==> flow/design.v <==
module cordicp(
  x,
  clk,
  rst,
  en,
  lookup,
  y,
  valid);
input [31:0] x;
input clk;
input en;
input rst;
input [2047:0] lookup;
wire [63:0] tab [31:0];
output reg [63:0] y;
output reg valid;
reg [63:0] x_reg;
reg [4:0] counter;
reg [1:0] state;
  parameter E_IDLE  = 2'd0;
  parameter E_CALC  = 2'd1;
always @ (posedge clk) begin
  if (rst == 1'b1) begin
    x_reg <= {16'h00, x, 16'h00};
    y <= 64'h0000_0001_0000_0000;  
    counter <= 4'b0;
    valid <= 1'b0;
    state <= E_IDLE;
  end else begin
  case (state)
    E_IDLE: begin
      x_reg <= {16'h00, x, 16'h00};
      valid <= 1'b0;
      if (en == 1'b1) begin
        state <= E_CALC;
        y <= 64'h0000_0001_0000_0000;  
      end
    end
    E_CALC: begin
      counter <= counter+1;
      if (x_reg > tab[counter]) begin
        x_reg <= x_reg - tab[counter];
        if (counter < 5'd16)
          y <= y << (5'd16 - counter);
        else
          y <= y + (y >> (counter - 5'd15));
      end
      if (counter == 5'd31) begin
        state <= E_IDLE;
        valid <= 1'b1;
      end
    end
  endcase
  end
end
genvar i;
generate
  for (i=0; i<32; i=i+1) begin : U
    assign tab[31-i] = lookup[(i*64+63):i*64];
  end
endgenerate
endmodule
module cordicn(
  x,
  clk,
  rst,
  en,
  lookup,
  y,
  valid);
input [31:0] x;
input clk;
input en;
input rst;
input [2047:0] lookup;
wire [63:0] tab [31:0];
output reg [63:0] y;
output reg valid;
reg [63:0] x_reg;
reg [4:0] counter;
reg [1:0] state;
  parameter E_IDLE  = 2'd0;
  parameter E_CALC  = 2'd1;
always @ (posedge clk) begin
  if (rst == 1'b1) begin
    x_reg <= {16'h00, x, 16'h00};
    y <= 64'h0000_0001_0000_0000;  
    counter <= 4'b0;
    valid <= 1'b0;
    state <= E_IDLE;
  end else begin
  case (state)
    E_IDLE: begin
      x_reg <= {16'h00, x, 16'h00};
      valid <= 1'b0;
      if (en == 1'b1) begin
        state <= E_CALC;
        y <= 64'h0000_0001_0000_0000;  
      end
    end
    E_CALC: begin
      counter <= counter+1;
      if (x_reg > tab[counter]) begin
        x_reg <= x_reg - tab[counter];
        if (counter < 5'd16)
          y <= y >> (5'd16 - counter);
        else
          y <= y - (y >> (counter - 5'd14));
      end
      if (counter == 5'd31) begin
        state <= E_IDLE;
        valid <= 1'b1;
      end 
    end
  endcase
  end
end
genvar i;
generate
  for (i=0; i<32; i=i+1) begin : U
    assign tab[31-i] = lookup[(i*64+63):i*64];
  end
endgenerate
endmodule
module top
(
  clk,
  rst,
  x,
  en,
  epx,
  sinhx,
  coshx,
  valid
);
input             clk;
input             rst;
input      [31:0] x;
input             en;
output reg [31:0] epx;
       reg [31:0] enx;
output reg [31:0] sinhx;
output reg [31:0] coshx;
output reg        valid;
wire [2047:0] lookupp;
wire [2047:0] lookupn;
wire   [31:0] w_sinhx;
wire   [31:0] w_coshx;
wire   [63:0] w_epx;
wire   [63:0] w_enx;
wire          w_valid;
wire          validp;
wire          validn;
cordicp epos (
  .x      (x),
  .clk    (clk),
  .rst    (rst),
  .en     (en),
  .lookup (lookupp),
  .y      (w_epx),
  .valid  (validp)
);
cordicn eneg (
  .x      (x),
  .clk    (clk),
  .rst    (rst),
  .en     (en),
  .lookup (lookupn),
  .y      (w_enx),
  .valid  (validn)
);
always @ (posedge clk) begin
  if (rst == 1'b1) begin
    epx   <= 32'b0;
    enx   <= 32'b0;
    sinhx <= 32'b0;
    coshx <= 32'b0;
    valid <=  1'b0;
  end else begin
  if (validp == 1'b1)
    epx <= w_epx[47:16];
  if (validn == 1'b1)
    enx <= w_enx[47:16];
  sinhx <= w_sinhx;
  coshx <= w_coshx;
  valid <= w_valid;
  end
end
assign w_sinhx = (w_epx [47:16] - w_enx [47:16]) >> 1;
assign w_coshx = (w_epx [47:16] + w_enx [47:16]) >> 1;
assign w_valid = validn & validp;
assign lookupp = { 
  64'h0000_000B_1721_7F7D,    
  64'h0000_000A_65AF_6785,    
  64'h0000_0009_B43D_4F8D,    
  64'h0000_0009_02CB_3795,    
  64'h0000_0008_5159_1F9D,    
  64'h0000_0007_9FE7_07A6,    
  64'h0000_0006_EE74_EFAE,    
  64'h0000_0006_3D02_D7B6,    
  64'h0000_0005_8B90_BFBE,    
  64'h0000_0004_DA1E_A7C6,    
  64'h0000_0004_28AC_8FCE,    
  64'h0000_0003_773A_77D7,    
  64'h0000_0002_C5C8_5FDF,   
  64'h0000_0002_1456_47E7,   
  64'h0000_0001_62E4_2FEF,   
  64'h0000_0000_B172_17F7,   
  64'h0000_0000_67CC_8FB2,   
  64'h0000_0000_391F_EF8F,   
  64'h0000_0000_1E27_076E,  
  64'h0000_0000_0F85_1860, 
  64'h0000_0000_07E0_A6C3, 
  64'h0000_0000_03F8_1516, 
  64'h0000_0000_01FE_02A6, 
  64'h0000_0000_00FF_8055, 
  64'h0000_0000_007F_E00A,
  64'h0000_0000_003F_F801,
  64'h0000_0000_001F_FE00,
  64'h0000_0000_000F_FF80,
  64'h0000_0000_0007_FFE0,
  64'h0000_0000_0003_FFF8,
  64'h0000_0000_0001_FFFE,
  64'h0000_0000_0000_FFFF
  };
assign lookupn = {
    64'h0000_000B_1721_7F7D,      
    64'h0000_000A_65AF_6785,      
    64'h0000_0009_B43D_4F8D,      
    64'h0000_0009_02CB_3795,      
    64'h0000_0008_5159_1F9D,      
    64'h0000_0007_9FE7_07A6,      
    64'h0000_0006_EE74_EFAE,      
    64'h0000_0006_3D02_D7B6,      
    64'h0000_0005_8B90_BFBE,      
    64'h0000_0004_DA1E_A7C6,      
    64'h0000_0004_28AC_8FCE,      
    64'h0000_0003_773A_77D7,      
    64'h0000_0002_C5C8_5FDF,     
    64'h0000_0002_1456_47E7,     
    64'h0000_0001_62E4_2FEF,     
    64'h0000_0000_B172_17F7, 
    64'h0000_0000_49A5_8844, 
    64'h0000_0000_222F_1D04, 
    64'h0000_0000_1085_98B5, 
    64'h0000_0000_0820_AEC4, 
    64'h0000_0000_0408_1596,
    64'h0000_0000_0202_02AE,
    64'h0000_0000_0100_8055,
    64'h0000_0000_0080_200A,
    64'h0000_0000_0040_0801,
    64'h0000_0000_0020_0200,
    64'h0000_0000_0010_0080,
    64'h0000_0000_0008_0020,
    64'h0000_0000_0004_0008,
    64'h0000_0000_0002_0002,
    64'h0000_0000_0001_0000,
    64'h0000_0000_0000_8000
    };
endmodule
# From RTL to reports: top
# Tool output for the design above, in the order of the flow.
# Lines are those of the file above, counted from 1.
# Library cell names are shortened.
# A cell with n/a has no value.
# design
design,top
clk_port,clk
lib,sky130hd
corner,tt_025C_1v80

# Word level
# Source: Yosys, flattened and elaborated, memories not mapped. Widths are those after wreduce. Registers that Yosys merges into a memory's read port (data or address) are not register bits. Print and check cells do not count. Equal cells are merged and count once.
# word_totals
ff_bits,367
in_bits,35
output_inout_bits,97
# op_classes
addsub,12
compare,4
equal,72
shift,4
n_mux,34
logic,1
n_reduce_logical,18
# op_table
operator,n
64-bit parallel mux with 32-bit select,2
64-bit two-way mux,17
64-bit parallel mux with 2-bit select,4
64-bit by 5-bit >> shifter with 64-bit output,3
64-bit subtractor,3
5-bit equality test with constant B,32
64-bit > comparator,2
48-bit two-way mux,2
5-bit by 4-bit equality test with 1-bit output with constant B,16
64-bit by 5-bit left shift with 64-bit output,1
64-bit adder,1
5-bit by 3-bit equality test with 1-bit output with constant B,8
32-bit adder,1
32-bit subtractor,1
5-bit by 2-bit equality test with 1-bit output with constant B,4
2-bit AND reduction,6
3-bit AND reduction,4
5-bit by 1-bit adder with 5-bit output with constant B,2
5-bit by 1-bit equality test with 1-bit output with constant B,2
5-bit by 4-bit subtractor with 5-bit output with constant B,2
5-bit subtractor with constant A,2
5-bit less-than comparator with constant B,2
5-bit logical NOT,2
2-bit by 1-bit inequality test with 1-bit output with constant B,4
2-bit parallel mux with 2-bit select,2
3-bit by 2-bit inequality test with 1-bit output with constant B,2
3-bit nonzero test,2
2-bit two-way mux,3
# Not listed: further kinds 7, cells in them 13.

# Depth
# Longest topological path by Yosys (ltp), each cell counted once; first at word level (registers and memories cut), then after technology mapping (sequential cells cut; the memories' decode and read muxes count).
# logic_depth
depth_word,12
ABC_AREA,0
ltp_mapped,35

# Synthesis result
# Yosys stat after the flow's synthesis: flattened, memories mapped to cells. It holds for the ABC_AREA given above (unset counts as 0); a run with the other value may have another netlist.
# Totals and module areas in this step are rounded.
# types
type,n,area_total_um2
dfxtp_1,303,6.07E+03
mux2i_1,409,4.09E+03
ha_1,275,3440.8
nor2_1,703,2.64E+03
a21oi_1,515,2.58E+03
o21ai_0,471,2.36E+03
nand2_1,533,2E+03
edfxtp_1,64,1.92E+03
xnor2_1,162,1.42E+03
clkbuf_1,312,1.17E+03
a21o_1,149,1.12E+03
xor2_1,118,1.03E+03
mux4_2,37,833.299
a211oi_1,90,675.648
inv_1,159,596.822
nor3_1,113,565.542
nand2b_1,82,512.992
nand3_1,100,500.48
# Other cell types: 81; their cells: 950.
# synth_totals
mapped_cells,5545
yosys_area_um2,40450
ffs,367
# The figures by module come from a second, unflattened synthesis with its own total; it is not the netlist above.
# unflattened
cells_unflattened,9032
hier_area_um2,65000
# Each row is one instance without its submodules.
# by_module
module,n_inst,cells,area_um2
cordicp,1,4439,30800
cordicn,1,3793,27750
top,1,800,6447

# Timing after synthesis
# Source: OpenSTA report_checks on the synthesized netlist (no wires, ideal clock, input and output delay 20% of the period each), path of least setup slack; recovery checks are left aside. Register names are those of the netlist, which keeps one name where synthesis merged equal registers.
# synth_path
path_type,register to register
from,reg eneg.counter[0]
to,reg eneg.y[56]
tclk_ns,8.0
launch_ns,0.000
t_arrival_ns,7.735
required_time_ns,7.878
slack_ns,0.143
delay_ns,7.857
path_stages,32
period_less_setup_slack_ns,7.857
# "delay_ns" = arrival - input delay + setup time.
# "path_stages" counts driving pins, that of a launching flip-flop among them; a cell with two outputs on the path counts twice.
# "period_less_setup_slack_ns" is the clock period less the worst setup slack; recovery checks do not enter. This is arithmetic on one report: input and output delays are still those of the set period (20% each).
# Between the ends stands the longest chain of elaborated cells between them, by number of cells; it is not shown to be the way that was timed. Of several equally long chains one is given.
# Each line given opens the expression or statement behind the cell; cells for indexed reads and writes are added by Yosys, which also makes memories of some case tables.
# A register here has more assigning lines than the two given.
# synth_between
path_cell_list,dfxtp_1 inv_1 buf_2 clkbuf_1 buf_2 buf_1 ha_1 buf_2 buf_1 and2_1 ha_1 clkbuf_1 a21oi_2 mux2i_1 buf_2 buf_2 clkbuf_1 a21oi_1 mux4_2 ha_1 clkbuf_1 nand2_1 nor3_1 and3b_1 a31oi_1 and4b_1 nor3_1 a22oi_1 a21boi_0 nor2_1 xnor2_1 a221o_1
elab_chain_cells,7
# synth_rtl
item,line_no,source
from (decl),80,reg [4:0] counter;
from (assign),88,counter <= 4'b0;
from (assign),102,counter <= counter+1;
5-bit equality test,103,if (x_reg > tab[counter]) begin
64-bit parallel mux with 32-bit select,103,
64-bit two-way mux,92,case (state)
64-bit two-way mux,85,if (rst == 1'b1) begin
64-bit > comparator,103,
64-bit two-way mux,103,
64-bit parallel mux with 2-bit select,92,
to (assign),106,y <= y >> (5'd16 - counter);
to (assign),108,y <= y - (y >> (counter - 5'd14));
to (decl),77,output reg [63:0] y;

# Path in the finished layout
# Path of least setup slack in the final report of run 1 (OpenROAD, finished layout, wires in). Where an end is a register, its clock arrival counts in the times.
# layout_path
path_type,register to register
from,reg epos.counter[1]
to,reg epos.y[49]
tclk_ns,7.66
launch_ns,0.63
t_arrival_ns,7.81
required_time_ns,8.23
slack_ns,0.42
path_stages,26
# Between the ends stands the longest chain of elaborated cells between them, by number of cells; it is not shown to be the way that was timed. Of several equally long chains one is given.
# A register here has more assigning lines than the two given.
# layout_between
path_cell_list,dfxtp_1 ha_1 inv_1 nor2_1 ha_1 a41o_1 a31o_2 a31o_2 a31oi_1 nand3_1 nor3b_1 inv_1 o21ai_0 nor4_1 ha_1 and3_1 and3_1 and4_1 nor2b_1 o2111ai_1 nand2_1 o21ai_2 nand3_1 a211oi_1 a21oi_1 nand3_1
elab_chain_cells,7
# layout_rtl
item,line_no,source
from (decl),18,reg [4:0] counter;
from (assign),26,counter <= 4'b0;
from (assign),40,counter <= counter+1;
5-bit equality test,41,if (x_reg > tab[counter]) begin
64-bit parallel mux with 32-bit select,41,
64-bit two-way mux,30,case (state)
64-bit two-way mux,23,if (rst == 1'b1) begin
64-bit > comparator,41,
64-bit two-way mux,41,
64-bit parallel mux with 2-bit select,30,
to (assign),44,y <= y << (5'd16 - counter);
to (assign),46,y <= y + (y >> (counter - 5'd15));
to (decl),15,output reg [63:0] y;

# Top module top; platform sky130hd; tools Yosys and OpenROAD; 6 stored runs in no particular order. Input and output delays are each 20% of the period that was set; the output load is 0.01 pF.
# By "period_less_ws_ns" is meant the clock period of the run minus its worst setup slack. This is arithmetic on one report: input and output delays are still those of the set period (20% each).
# By "worst_path_allowed_less_slack_ns" is meant the share of the clock period that the worst setup path is allowed (20% is reserved at inputs, 20% at outputs), minus its slack. Clock arrival times at its registers enter into it.
# "power_mw" is the tool's figure for a default switching activity; nothing was simulated.
# Values from the reports are rounded here.
# A setting shown as - is not set for that run.
# A result given as - is not shown for that run.
run name,CORE_UTILIZATION,PLACE_DENSITY,period_ns,CAP_MARGIN,CORE_MARGIN,SLEW_MARGIN,ABC_AREA,CELL_PAD_IN_SITES_GLOBAL_PLACEMENT,GPL_ROUTABILITY_DRIVEN,GPL_TIMING_DRIVEN,HOLD_SLACK_MARGIN,MAX_ROUTING_LAYER,MIN_ROUTING_LAYER,TNS_END_PERCENT,CORE_ASPECT_RATIO,CTS_CLUSTER_SIZE,PLACE_DENSITY_LB_ADDON,SETUP_SLACK_MARGIN,CTS_CLUSTER_DIAMETER,synthesis_area_um2,design.die.area_um2,layout_stdcell_area_um2,utilization_pct,ws_setup_ns,setupTns_ns,final_hold_ws_ns,power_mw,period_less_ws_ns,worst_path_allowed_less_slack_ns,path_kind
run 1,40,0.6,7.66,20,2,20,-,-,-,-,-,-,-,-,-,-,-,-,-,40450,103700,44700,44.6,0.423,0.000,0.460,10.49,7.237,7.24,register to register
run 2,40,0.6,7.88,20,2,20,-,-,-,-,-,-,-,-,-,-,-,-,-,40450,103700,44620,44.6,0.712,0.000,0.459,10.34,7.168,7.17,register to register
run 3,40,-,8.0,25,8,10,1,2,0,0,0.24,met4,met2,30,-,-,-,-,-,-,-,-,-,-,-,-,-,-,-,-
run 4,38,-,7.05,20,2,40,-,1,1,-,-,met5,met2,60,0.58,72,0.1,0.69,-,-,-,-,-,-,-,-,-,-,-,-
run 5,40,0.6,8.0,20,2,20,-,-,-,-,-,-,-,-,-,-,-,-,-,40450,103700,44380,44.3,0.548,0.000,0.460,9.941,7.452,7.45,register to register
run 6,24,-,8.0,20,5,10,1,-,0,-,0.1,-,met1,-,0.83,-,0.14,-,90,47220,205800,52960,27.0,0.813,0.000,0.460,15.14,7.187,7.19,register to register
# Run 3: did not finish, routing stopped with GRT-0116
# Run 4: did not finish, routing stopped with GRT-0116
